==> flow/design.v <==
module mux #(parameter N = 32)(
    input  wire [N-1:0] a,
    input  wire [N-1:0] b,
    input  wire sel,
    output reg  [N-1:0] y
);
    always @(*) begin
        y = sel ? b : a;
    end
endmodule
module Extender(
    input  [23:0] Instr,
    input  [1:0]  ImmSrc,
    output reg [31:0] ExtImm
);
    always @(*) begin
        case (ImmSrc)
            2'b00: ExtImm = {24'b0, Instr[7:0]};
            2'b01: ExtImm = {20'b0, Instr[11:0]};
            2'b10: ExtImm = {{6{Instr[23]}}, Instr, 2'b00};
            default: ExtImm = 32'b0;
        endcase
    end
endmodule
module alu (
    input  [31:0] A,   
    input  [31:0] B,    
    input  [1:0]  ALUControl,
    output reg  [31:0] Result,
    output reg         N,     
    output reg         Z,     
    output reg         C,     
    output reg         V      
);
     reg [32:0] temp;
  always @(*) begin
   temp = 33'd0;
   case( ALUControl)
    2'b00: begin
     temp = {1'b0, A} + {1'b0, B};
     Result = A+B;
    end
    2'b01: begin
     temp = {1'b0, A} - {1'b0, B};
     Result = A-B;
    end
    2'b10: begin
     Result = A & B;
    end
    2'b11: begin
     Result = A | B;
    end
   endcase
    C = ~ALUControl[1] & temp[32];
    V =  ~(A[31]^B[31]^ALUControl[0]) & (A[31]^Result[31])&~ALUControl[1];
    N =  Result[31];
    Z = (Result==0);
  end
endmodule
module Register_file(
    input         clk,
    input         WE3,           
    input  [3:0]  A1,            
    input  [3:0]  A2,            
    input  [3:0]  A3,            
    input  [31:0] R15,           
    input  [31:0] WD3,           
    output [31:0] RD1,           
    output [31:0] RD2            
);
    reg [31:0] rf[0:15];
    integer i;
    assign RD1 = (A1 == 4'd15) ? R15 : rf[A1];
    assign RD2 = (A2 == 4'd15) ? R15 : rf[A2];
    always @(posedge clk) begin
        if (WE3 && (A3 != 4'd15)) begin
            rf[A3] <= WD3;
        end
    end
endmodule
module Datapath(
    input         clk,
    input         reset,
    input         PCSrc,
    input         MemtoReg,
    input         MemWrite,
    input         ALUSrc,
    input  [1:0]  ALUControl,
    input  [1:0]  ImmSrc,
    input         RegWrite,
    input  [1:0]  RegSrc,
    input  [31:0] Instr,
    input  [31:0] ReadData,
    output [31:0] PC,
    output [31:0] ALUResult,
    output [31:0] WriteData,
    output [31:0] SrcA,
    output [31:0] SrcB,
    output [31:0] ExtImm,
    output [31:0] RD1,
    output [31:0] RD2,
    output        N,
    output        Z,
    output        C,
    output        V
);
    wire [31:0] PCNext, PCPlus4, PCPlus8;
    wire [31:0] Result;
    wire [31:0] RD;
    wire [3:0] RA1, RA2;
    reg [31:0] PCReg;
    assign PC = PCReg;
    always @(posedge clk or posedge reset) begin
        if(reset) PCReg<=0;
        else PCReg <= PCNext;
    end
    assign PCPlus4 = PC + 32'd4;
    assign PCPlus8 = PC + 32'd8;
    assign RD = Instr;
    mux #(.N(4)) muxA (
        .a(RD[19:16]),
        .b(4'b1111),
        .sel(RegSrc[0]),
        .y(RA1)
    );
    mux #(.N(4)) muxB (
        .a(RD[3:0]),
        .b(RD[15:12]),
        .sel(RegSrc[1]),
        .y(RA2)
    );
    Register_file rf (
        .clk(clk),
        .WE3(RegWrite),
        .A1(RA1),
        .A2(RA2),
        .A3(RD[15:12]),
        .R15(PCPlus8),
        .WD3(Result),
        .RD1(RD1),
        .RD2(RD2)
    );
    assign SrcA = RD1;
    assign WriteData = RD2;
    Extender ext (
        .Instr(RD[23:0]),
        .ImmSrc(ImmSrc),
        .ExtImm(ExtImm)
    );
    mux #(.N(32)) muxSrcB (
        .a(RD2),
        .b(ExtImm),
        .sel(ALUSrc),
        .y(SrcB)
    );
    alu ALU_inst (
        .A(SrcA),
        .B(SrcB),
        .ALUControl(ALUControl),
        .Result(ALUResult),
        .N(N),
        .Z(Z),
        .C(C),
        .V(V)
    );
    mux #(.N(32)) muxResult (
        .a(ALUResult),
        .b(ReadData),
        .sel(MemtoReg),
        .y(Result)
    );
    mux #(.N(32)) muxPC (
        .a(PCPlus4),
        .b(Result),
        .sel(PCSrc),
        .y(PCNext)
    );
endmodule
module Condition_Check(
  input  [3:0] Cond,
  input        N, Z, C, V,
  output reg   CondEx
);
  always @(*) begin
    case(Cond)
      4'b0000: CondEx = Z;                     
      4'b0001: CondEx = ~Z;                    
      4'b0010: CondEx = C;                     
      4'b0011: CondEx = ~C;                    
      4'b0100: CondEx = N;                     
      4'b0101: CondEx = ~N;                    
      4'b0110: CondEx = V;                     
      4'b0111: CondEx = ~V;                    
      4'b1000: CondEx = C & ~Z;                
      4'b1001: CondEx = (~C) | Z;              
      4'b1010: CondEx = ~(N ^ V);              
      4'b1011: CondEx =  (N ^ V);              
      4'b1100: CondEx = (~Z) & ~(N ^ V);       
      4'b1101: CondEx = Z | (N ^ V);           
      4'b1110: CondEx = 1'b1;                  
      default: CondEx = 1'bx;
    endcase
  end
endmodule
module Decoder (
    input  [1:0] Op,
    input  [5:0] Funct,
    input  [3:0] Rd,
    output [1:0] FlagW,
    output       PCS,
    output       RegW,
    output       MemW,
    output       MemtoReg,
    output       ALUSrc,
    output [1:0] ImmSrc,
    output [1:0] RegSrc,
    output [1:0] ALUControl
);
    reg  [9:0] controls;
    reg  [1:0] FlagW_r;
    reg  [1:0] ALUControl_r;
    wire Branch;
    wire ALUOp;
    assign FlagW      = FlagW_r;
    assign ALUControl = ALUControl_r;
    always @(*) begin
        case (Op)
            2'b00: begin
                if (Funct[5])        
                    controls = 10'b0000101001;
                else                 
                    controls = 10'b0000001001;
            end
            2'b01: begin
                if (Funct[0])        
                    controls = 10'b0001111000;
                else                 
                    controls = 10'b1001110100;
            end
            2'b10: begin
                controls = 10'b0110100010;
            end
            default: begin
                controls = 10'b0000000000;
            end
        endcase
    end
    assign { RegSrc,
             ImmSrc,
             ALUSrc,
             MemtoReg,
             RegW,
             MemW,
             Branch,
             ALUOp } = controls;
    always @(*) begin
        if (ALUOp) begin
            case (Funct[4:1])
                4'b0100: ALUControl_r = 2'b00;  
                4'b0010: ALUControl_r = 2'b01;  
                4'b0000: ALUControl_r = 2'b10;  
                4'b1100: ALUControl_r = 2'b11;  
                default: ALUControl_r = 2'b00;
            endcase
            FlagW_r[1] = Funct[0];
            FlagW_r[0] = Funct[0] &
                        ((ALUControl_r == 2'b00) |
                         (ALUControl_r == 2'b01));
        end
        else begin
            ALUControl_r = 2'b00;
            FlagW_r      = 2'b00;
        end
    end
    assign PCS = ((Rd == 4'b1111) & RegW) | Branch;
endmodule
module Control_Unit(
   input clk,
   input reset,
   input [3:0]Rd,
   input  [1:0] Op,
   input  [5:0] Funct,
   input  [3:0] Cond,
   input  N, Z, C, V,
   output         PCSrc,
   output         MemtoReg,
   output         MemWrite,
   output  [1:0]  ALUControl,
   output  [1:0]  ImmSrc,
   output         RegWrite,
   output         ALUSrc,
   output  [1:0]  RegSrc
    );
    wire PCS;
    wire RegW;
    wire MemW;
    wire CondEx;
    wire [1:0] FlagW;
    wire [1:0] FlagWrite;
    reg N_reg, Z_reg, C_reg, V_reg;
    assign FlagWrite = FlagW & {CondEx, CondEx};
   assign PCSrc = PCS & CondEx;
   assign RegWrite = RegW & CondEx;
   assign MemWrite = MemW & CondEx;
    always @(posedge clk or posedge reset) begin
    if (reset) begin
        N_reg <= 1'b0;
        Z_reg <= 1'b0;
        C_reg <= 1'b0;
        V_reg <= 1'b0;
    end else begin
        if (FlagWrite[1]) begin
            N_reg <= N;
            Z_reg <= Z;
        end
        if (FlagWrite[0]) begin
            C_reg <= C;
            V_reg <= V;
        end
    end
end
    Decoder decoder(
        .Rd(Rd),
        .Op(Op),
        .Funct(Funct),
        .PCS(PCS),
        .RegW(RegW),
        .MemW(MemW),
        .MemtoReg(MemtoReg),
        .ALUSrc(ALUSrc),
        .ImmSrc(ImmSrc),
        .RegSrc(RegSrc),
        .ALUControl(ALUControl),
        .FlagW(FlagW)
    );
    Condition_Check cond_check(
        .Cond(Cond),
        .N(N_reg), .Z(Z_reg), .C(C_reg), .V(V_reg),
        .CondEx(CondEx)
    );
endmodule
module top (
    input         clk,
    input         reset,
    output [31:0] PC,
    input  [31:0] Instr,
    output        MemWrite,
    output [31:0] DataAdr,
    output [31:0] WriteData,
    input  [31:0] ReadData
);
    wire        PCSrc;
    wire        MemtoReg;
    wire [1:0]  ALUControl;
    wire [1:0]  ImmSrc;
    wire        RegWrite;
    wire        ALUSrc;
    wire [1:0]  RegSrc;
    wire [31:0] ALUResult;
    wire [31:0] SrcA, SrcB, ExtImm;
    wire [31:0] RD1, RD2;
    wire N, Z, C, V;
    assign DataAdr = ALUResult;
    wire [3:0]  Cond;
    wire [1:0]  Op;
    wire [5:0]  Funct;
    wire [3:0]  Rd;
    Datapath datapath_inst (
        .clk(clk),
        .reset(reset),
        .PCSrc(PCSrc),
        .MemtoReg(MemtoReg),
        .MemWrite(MemWrite),
        .ALUSrc(ALUSrc),
        .ALUControl(ALUControl),
        .ImmSrc(ImmSrc),
        .RegWrite(RegWrite),
        .RegSrc(RegSrc),
        .Instr(Instr),
        .N(N), .Z(Z), .C(C), .V(V),
        .PC(PC),
        .ALUResult(ALUResult),
        .WriteData(WriteData),
        .ReadData(ReadData),
        .SrcA(SrcA),
        .SrcB(SrcB),
        .ExtImm(ExtImm),
        .RD1(RD1),
        .RD2(RD2)
    );
    assign Cond  = Instr[31:28];
    assign Op    = Instr[27:26];
    assign Funct = { Instr[25], Instr[24:21], Instr[20] };  
    assign Rd    = Instr[15:12];
    Control_Unit control_inst (
        .clk(clk),
        .reset(reset),
        .Rd(Rd),
        .Op(Op),
        .Funct(Funct),
        .Cond(Cond),
        .N(N), .Z(Z), .C(C), .V(V),
        .PCSrc(PCSrc),
        .MemtoReg(MemtoReg),
        .MemWrite(MemWrite),
        .ALUControl(ALUControl),
        .ImmSrc(ImmSrc),
        .RegWrite(RegWrite),
        .ALUSrc(ALUSrc),
        .RegSrc(RegSrc)
    );
endmodule
Hand-over note for top

Reports on top
Module top before and after one edit of its RTL, step after step.
Lines under "unedited" count in the file above, lines under "edited" in the edited file.
"change" is "edited" less "unedited", of the values as shown; "rel. change" is that difference over "unedited", in percent.
Library cell names are shortened.
A cell with n/a has no value.
Design
  top: top
  clock: clk
  cell library: sky130hd
  library corner: tt_025C_1v80

The edit
The edit as a unified diff against the file above.
The edited RTL no longer does the same as the RTL above: the edit was made by script, with no optimisation intended.
begin of diff
@@ -12,5 +12,5 @@
     input  [23:0] Instr,
     input  [1:0]  ImmSrc,
-    output reg [31:0] ExtImm
+    output reg [23:0] ExtImm
 );
     always @(*) begin
end of diff

Word-level counts
Yosys after proc, flatten, opt, wreduce and memory -nomap, before mapping. Memory bits, and registers merged into a memory's read port (data or address), are not among the register bits. Print and check cells are not counted.
Yosys's memory passes give these memory sizes; they may raise the number of words (mostly to a power of two), join words into wider ones and drop unused or constant bits.
Word-level totals
  register bits after elaboration: unedited 36, edited 36, change 0, rel. change 0.00%
  memory bits (writable): unedited 512, edited 512, change 0, rel. change 0.00%
  memory cells: unedited 1, edited 1, change 0, rel. change 0.00%
  output and inout port bits: unedited 97, edited 97, change 0, rel. change 0.00%
Memory list
  shape (words x width / read and write ports): unedited datapath_inst.rf.rf 16x32 r2 w1, edited datapath_inst.rf.rf 16x32 r2 w1
Operators by class
  add/subtract/negate cells: unedited 6, edited 6, change 0, rel. change 0.00%
  equality and inequality tests: unedited 28, edited 28, change 0, rel. change 0.00%
  mux-type cells: unedited 22, edited 22, change 0, rel. change 0.00%
  bitwise gates (word level): unedited 28, edited 28, change 0, rel. change 0.00%
  reductions and logical operators: unedited 9, edited 9, change 0, rel. change 0.00%
Operators with widths
  case mux 32 bit (select 3 bit): unedited 1, edited 0, change -1, rel. change -100.00%
  case mux 24 bit (select 3 bit): unedited 0, edited 1, change +1
Unchanged operator kinds not shown: 36.

Longest topological paths
Yosys ltp: most cells in a row. Word level: on the elaborated netlist, between registers, memories and ports. Mapped: between sequential cells and ports; inverters and the memories' decode and read muxes count.
Logic depth
  word-level depth: unedited 11, edited 11, change 0, rel. change 0.00%
  ABC_AREA: unedited 0, edited 0
  mapped depth: unedited 32, edited 33, change +1, rel. change +3.12%
  gate-level depth less buffers: unedited 27, edited 28, change +1, rel. change +3.70%

Netlist
Yosys stat after the flow's synthesis: flattened, memories mapped to cells. It holds for the ABC_AREA given above (unset counts as 0); a run with the other value may have another netlist.
Cells by type
  mux4_2: unedited 73, edited 16, change -57, rel. change -78.08%
  nand2_1: unedited 327, edited 378, change +51, rel. change +15.60%
  a31oi_1: unedited 81, edited 43, change -38, rel. change -46.91%
  mux2i_1: unedited 266, edited 229, change -37, rel. change -13.91%
  nand2b_1: unedited 20, edited 54, change +34, rel. change +170.00%
  a2111oi_0: unedited 32, edited 3, change -29, rel. change -90.62%
  buf_2: unedited 82, edited 56, change -26, rel. change -31.71%
  edfxtp_1: unedited 505, edited 483, change -22, rel. change -4.36%
  nor4_1: unedited 31, edited 9, change -22, rel. change -70.97%
  a221oi_1: unedited 47, edited 27, change -20, rel. change -42.55%
  a311oi_1: unedited 4, edited 22, change +18, rel. change +450.00%
  nor2b_1: unedited 35, edited 19, change -16, rel. change -45.71%
  o211ai_1: unedited 30, edited 46, change +16, rel. change +53.33%
  o21ai_0: unedited 139, edited 154, change +15, rel. change +10.79%
  nand3_1: unedited 86, edited 72, change -14, rel. change -16.28%
  clkbuf_1: unedited 139, edited 126, change -13, rel. change -9.35%
  and3_1: unedited 21, edited 8, change -13, rel. change -61.90%
  o211a_1: unedited 7, edited 19, change +12, rel. change +171.43%
Unchanged cell types not shown: 15.
Not every row of either side is listed.
Synthesis totals
  mapped cells: unedited 3120, edited 2961, change -159, rel. change -5.10%
  synthesis area (sq mm): unedited 0.034184, edited 0.0314965, change -0.0026875, rel. change -7.86%
  area of sequential cells (sq mm): unedited 0.0160654, edited 0.0154048, change -0.0006606, rel. change -4.11%
  flip-flops: unedited 541, edited 519, change -22, rel. change -4.07%
  buffers: unedited 257, edited 221, change -36, rel. change -14.01%
The figures by module come from a second, unflattened synthesis with its own total; it is not the netlist above.
Unflattened totals
  cells (unflattened synthesis): unedited 2346, edited 2347, change +1, rel. change +0.04%
  area (unflattened synthesis) (sq mm): unedited 0.0325425, edited 0.0325712, change +0.0000287, rel. change +0.09%
Rows give one instance, submodules left out.
By module, unedited
  Register_file: instances 1, cells 1310, area 0.0238817 sq mm, seq. area 0.0153447 sq mm
  alu: instances 1, cells 537, area 0.0035834 sq mm, seq. area 0 sq mm
  Datapath: instances 1, cells 272, area 0.0024624 sq mm, seq. area 0.0008008 sq mm
  mux #(N=32): instances 3, cells 36, area 0.0005443 sq mm, seq. area 0 sq mm
  Extender: instances 1, cells 37, area 0.0002715 sq mm, seq. area 0 sq mm
  Condition_Check: instances 1, cells 32, area 0.0002302 sq mm, seq. area 0 sq mm
  Decoder: instances 1, cells 28, area 0.0002115 sq mm, seq. area 0 sq mm
  Control_Unit: instances 1, cells 14, area 0.0001789 sq mm, seq. area 0.0001001 sq mm
  mux #(N=4): instances 2, cells 4, area 0.000045 sq mm, seq. area 0 sq mm
  top: instances 1, cells 0, area 0 sq mm, seq. area 0 sq mm
By module, edited
  Register_file: instances 1, cells 1310, area 0.0238817 sq mm, seq. area 0.0153447 sq mm
  alu: instances 1, cells 537, area 0.0035834 sq mm, seq. area 0 sq mm
  Datapath: instances 1, cells 281, area 0.0025262 sq mm, seq. area 0.0008008 sq mm
  mux #(N=32): instances 3, cells 36, area 0.0005443 sq mm, seq. area 0 sq mm
  Extender: instances 1, cells 29, area 0.0002365 sq mm, seq. area 0 sq mm
  Condition_Check: instances 1, cells 32, area 0.0002302 sq mm, seq. area 0 sq mm
  Decoder: instances 1, cells 28, area 0.0002115 sq mm, seq. area 0 sq mm
  Control_Unit: instances 1, cells 14, area 0.0001789 sq mm, seq. area 0.0001001 sq mm
  mux #(N=4): instances 2, cells 4, area 0.000045 sq mm, seq. area 0 sq mm
  top: instances 1, cells 0, area 0 sq mm, seq. area 0 sq mm

Path before layout
Source: OpenSTA report_checks on the synthesized netlist (no wires, ideal clock, input and output delay 20% of the period each), path of least setup slack; recovery checks are left aside. Register names are those of the netlist, which keeps one name where synthesis merged equal registers.
Timing path post-synthesis
  path kind: unedited input port to output port, edited input port to output port
  start point: unedited input Instr[26], edited input Instr[27]
  end point: unedited output DataAdr[30], edited output DataAdr[31]
  clock period (ns): unedited 11.0, edited 11.0, change 0.0, rel. change 0.00%
  input delay (ns): unedited 2.200, edited 2.200, change 0.000, rel. change 0.00%
  external output delay (ns): unedited 2.200, edited 2.200, change 0.000, rel. change 0.00%
  arrival time (ns): unedited 7.919, edited 7.916, change -0.003, rel. change -0.04%
  data required time (ns): unedited 8.800, edited 8.800, change 0.000, rel. change 0.00%
  path slack (ns): unedited 0.881, edited 0.884, change +0.003
  path delay (ns): unedited 5.719, edited 5.716, change -0.003, rel. change -0.05%
  driving pins on the path: unedited 28, edited 29, change +1, rel. change +3.57%
  buffers on the path: unedited 6, edited 5, change -1, rel. change -16.67%
  synthesis period reached (ns): unedited 10.119, edited 10.116, change -0.003, rel. change -0.03%
"path delay" = arrival - input delay + setup time.
At an output port there is no setup time.
"driving pins on the path": output pins that drive a net of the path, with the launching flip-flop's if there is one; two outputs of one cell count as two.
"synthesis period reached" is the clock period less the worst setup slack; recovery checks do not enter. This is arithmetic on one report: input and output delays are still those of the set period (20% each).
Between the ends stands the longest chain of elaborated cells between them, by number of cells; it is not shown to be the way that was timed. Of several equally long chains one is given.
Each line given opens the expression or statement behind the cell; cells for indexed reads and writes are added by Yosys, which also makes memories of some case tables.
A memory read counts as a cell of the chain, while the word-level depth stops at memories.
Between the ends, post-synthesis, unedited
  cell sequence: ha_1 -> buf_2 -> or3b_1 -> buf_6 -> a21oi_2 -> buf_4 -> buf_4 -> buf_6 -> buf_6 -> mux2i_1 -> a211o_1 -> a41oi_2 -> ha_1 -> nand2_1 -> o21a_1 -> nor4b_4 -> a21oi_1 -> xnor2_1 -> ha_1 -> nand4_1 -> or4_1 -> a211o_1 -> nand3_1 -> o22ai_1 -> o21ai_0 -> a31o_2 -> xnor2_1 -> o21ai_0
  length of the longest elaborated chain: 8
RTL lines, path post-synthesis, unedited
  from (decl): line 346  | input  [31:0] Instr,
  == test 2 bit: line 227  | case (Op)
  case mux 10 bit (select 3 bit): line 227
  2-to-1 mux 4 bit: line 8  | y = sel ? b : a;
  memory (16 x 32 bit): line 71  | reg [31:0] rf[0:15];
  2-to-1 mux 32 bit: line 74  | assign RD2 = (A2 == 4'd15) ? R15 : rf[A2];
  2-to-1 mux 32 bit: line 8
  subtractor 32 bit: line 45  | Result = A-B;
  case mux 32 bit (select 4 bit): line 38  | case( ALUControl)
  to (decl): line 348  | output [31:0] DataAdr,
Between the ends, post-synthesis, edited
  cell sequence: inv_1 -> ha_1 -> nor3b_2 -> buf_4 -> o21ai_1 -> buf_6 -> buf_6 -> buf_2 -> mux2i_1 -> o22ai_1 -> o21ai_0 -> a31oi_1 -> o21ai_0 -> ha_1 -> nand4_1 -> nor2_1 -> nand3_1 -> o21ai_0 -> xor2_1 -> ha_1 -> a31o_2 -> a221o_1 -> or3_1 -> a21oi_1 -> o211ai_1 -> a41oi_1 -> mux2i_1 -> o21ai_1 -> buf_4
  length of the longest elaborated chain: 8
RTL lines, path post-synthesis, edited
  from (decl): line 346  | input  [31:0] Instr,
  == test 2 bit: line 227  | case (Op)
  case mux 10 bit (select 3 bit): line 227
  2-to-1 mux 4 bit: line 8  | y = sel ? b : a;
  memory (16 x 32 bit): line 71  | reg [31:0] rf[0:15];
  2-to-1 mux 32 bit: line 74  | assign RD2 = (A2 == 4'd15) ? R15 : rf[A2];
  2-to-1 mux 32 bit: line 8
  subtractor 32 bit: line 45  | Result = A-B;
  case mux 32 bit (select 4 bit): line 38  | case( ALUControl)
  to (decl): line 348  | output [31:0] DataAdr,
Some nets on the timed path still bear RTL names; the line given drives or declares the net.
Named nets, post-synthesis, edited (line)
  WriteData[0]: 74
  N: 38

Timing after layout
Path of least setup slack in the final report of each run of pair A (OpenROAD, finished layout, wires in). Where an end is a register, its clock arrival counts in the times.
Timing path after layout
  path kind: unedited input port to output port, edited input port to output port
  start point: unedited input Instr[27], edited input Instr[2]
  end point: unedited output DataAdr[28], edited output DataAdr[29]
  clock period (ns): unedited 10.4, edited 10.4, change 0.0, rel. change 0.00%
  input delay (ns): unedited 2.08, edited 2.08, change 0.00, rel. change 0.00%
  external output delay (ns): unedited 2.08, edited 2.08, change 0.00, rel. change 0.00%
  arrival time (ns): unedited 7.70, edited 8.00, change +0.30, rel. change +3.90%
  data required time (ns): unedited 8.32, edited 8.32, change 0.00, rel. change 0.00%
  path slack (ns): unedited 0.62, edited 0.32, change -0.30
  driving pins on the path: unedited 30, edited 24, change -6, rel. change -20.00%
  buffers on the path: unedited 10, edited 3, change -7, rel. change -70.00%
Between the ends stands the longest chain of elaborated cells between them, by number of cells; it is not shown to be the way that was timed. Of several equally long chains one is given.
A memory read counts as a cell of the chain, while the word-level depth stops at memories.
Between the ends, after layout, unedited
  cell sequence: buf_12 -> ha_4 -> buf_6 -> nand4bb_4 -> buf_6 -> o21ai_4 -> buf_12 -> buf_6 -> mux4_2 -> o22a_4 -> o211ai_1 -> a211o_1 -> a31oi_1 -> buf_4 -> buf_12 -> nor4b_4 -> buf_6 -> a21oi_4 -> xnor2_2 -> ha_1 -> nand4_1 -> or4_4 -> a211o_1 -> nand3_4 -> o22ai_4 -> o21ai_4 -> buf_4 -> xnor2_2 -> a22oi_2 -> buf_4
  length of the longest elaborated chain: 8
RTL lines, path after layout, unedited
  from (decl): line 346  | input  [31:0] Instr,
  == test 2 bit: line 227  | case (Op)
  case mux 10 bit (select 3 bit): line 227
  2-to-1 mux 4 bit: line 8  | y = sel ? b : a;
  memory (16 x 32 bit): line 71  | reg [31:0] rf[0:15];
  2-to-1 mux 32 bit: line 74  | assign RD2 = (A2 == 4'd15) ? R15 : rf[A2];
  2-to-1 mux 32 bit: line 8
  subtractor 32 bit: line 45  | Result = A-B;
  case mux 32 bit (select 4 bit): line 38  | case( ALUControl)
  to (decl): line 348  | output [31:0] DataAdr,
Between the ends, after layout, edited
  cell sequence: clkdlybuf4s50_1 -> inv_1 -> o21ai_4 -> buf_12 -> mux2_4 -> mux4_2 -> o211a_4 -> a21oi_4 -> or3b_4 -> nand2b_4 -> nand3b_4 -> o21ai_2 -> xor2_1 -> ha_1 -> a21o_1 -> a31o_2 -> a221o_1 -> or3_4 -> a21oi_4 -> o211ai_1 -> a211o_1 -> a31o_4 -> nand3_4 -> buf_6
  length of the longest elaborated chain: 6
RTL lines, path after layout, edited
  from (decl): line 346  | input  [31:0] Instr,
  2-to-1 mux 4 bit: line 8  | y = sel ? b : a;
  memory (16 x 32 bit): line 71  | reg [31:0] rf[0:15];
  2-to-1 mux 32 bit: line 74  | assign RD2 = (A2 == 4'd15) ? R15 : rf[A2];
  2-to-1 mux 32 bit: line 8
  subtractor 32 bit: line 45  | Result = A-B;
  case mux 32 bit (select 4 bit): line 38  | case( ALUControl)
  to (decl): line 348  | output [31:0] DataAdr,

Measured runs
Runs of the flow (Yosys, OpenROAD) on both versions; the two runs of a pair have the same settings. The constraints put input and output delay at 20% of the set period each and load the outputs with 0.01 pF.
Flow settings, pair A
  CORE_UTILIZATION: 40
  PLACE_DENSITY: 0.6
  SETUP_SLACK_MARGIN: 5
  period_ns: 10.4
  CAP_MARGIN: 20
  CORE_MARGIN: 2
  SLEW_MARGIN: 20
Final reports, pair A
  netlist area reported by Yosys (sq mm): unedited 0.034184, edited 0.0314965, change -0.0026875, rel. change -7.86%
  total die area (sq mm): unedited 0.0878144, edited 0.0810029, change -0.0068115, rel. change -7.76%
  standard-cell area after routing (sq mm): unedited 0.0491033, edited 0.0419365, change -0.0071668, rel. change -14.60%
  utilization after layout (%): unedited 57.9, edited 54.0, change -3.9
  setup slack of the worst path (ns): unedited 0.625, edited 0.315, change -0.310
  total negative setup slack (ns): unedited 0.000, edited 0.000, change 0.000
  worst hold slack in the final report (ns): unedited 0.564, edited 0.540, change -0.024
  power consumption (mW): unedited 10.884, edited 8.971, change -1.913, rel. change -17.58%
  reached clock period (ns): unedited 9.775, edited 10.085, change +0.310, rel. change +3.17%
Flow settings, pair B
  CAP_MARGIN: 30
  CORE_ASPECT_RATIO: 1.27
  CORE_MARGIN: 3
  CORE_UTILIZATION: 21
  CTS_CLUSTER_DIAMETER: 268
  GPL_TIMING_DRIVEN: 0
  MAX_ROUTING_LAYER: met4
  MIN_ROUTING_LAYER: met1
  PLACE_DENSITY_LB_ADDON: 0.19
  SETUP_SLACK_MARGIN: 0.4
  SLEW_MARGIN: 15
  period_ns: 8.68
Final reports, pair B
  netlist area reported by Yosys (sq mm): unedited 0.034184, edited 0.0314965, change -0.0026875, rel. change -7.86%
  total die area (sq mm): unedited 0.167694, edited 0.154699, change -0.012995, rel. change -7.75%
  standard-cell area after routing (sq mm): unedited 0.0470339, edited 0.0420566, change -0.0049773, rel. change -10.58%
  utilization after layout (%): unedited 29.1, edited 28.3, change -0.8
  setup slack of the worst path (ns): unedited -1.326, edited -0.866, change +0.460
  total negative setup slack (ns): unedited -21.409, edited -9.832, change +11.577
  worst hold slack in the final report (ns): unedited 0.562, edited 0.560, change -0.002
  power consumption (mW): unedited 11.910, edited 10.400, change -1.510, rel. change -12.68%
  reached clock period (ns): unedited 10.006, edited 9.546, change -0.460, rel. change -4.60%
"reached clock period" = clock period - worst setup slack. The figure is calculated, with input and output delays left at 20% of the set period.
By "power consumption" is meant OpenSTA's value without simulated activity: inputs other than the clock are taken to toggle once in ten clock periods, and the tool carries that through the logic.

End of note.
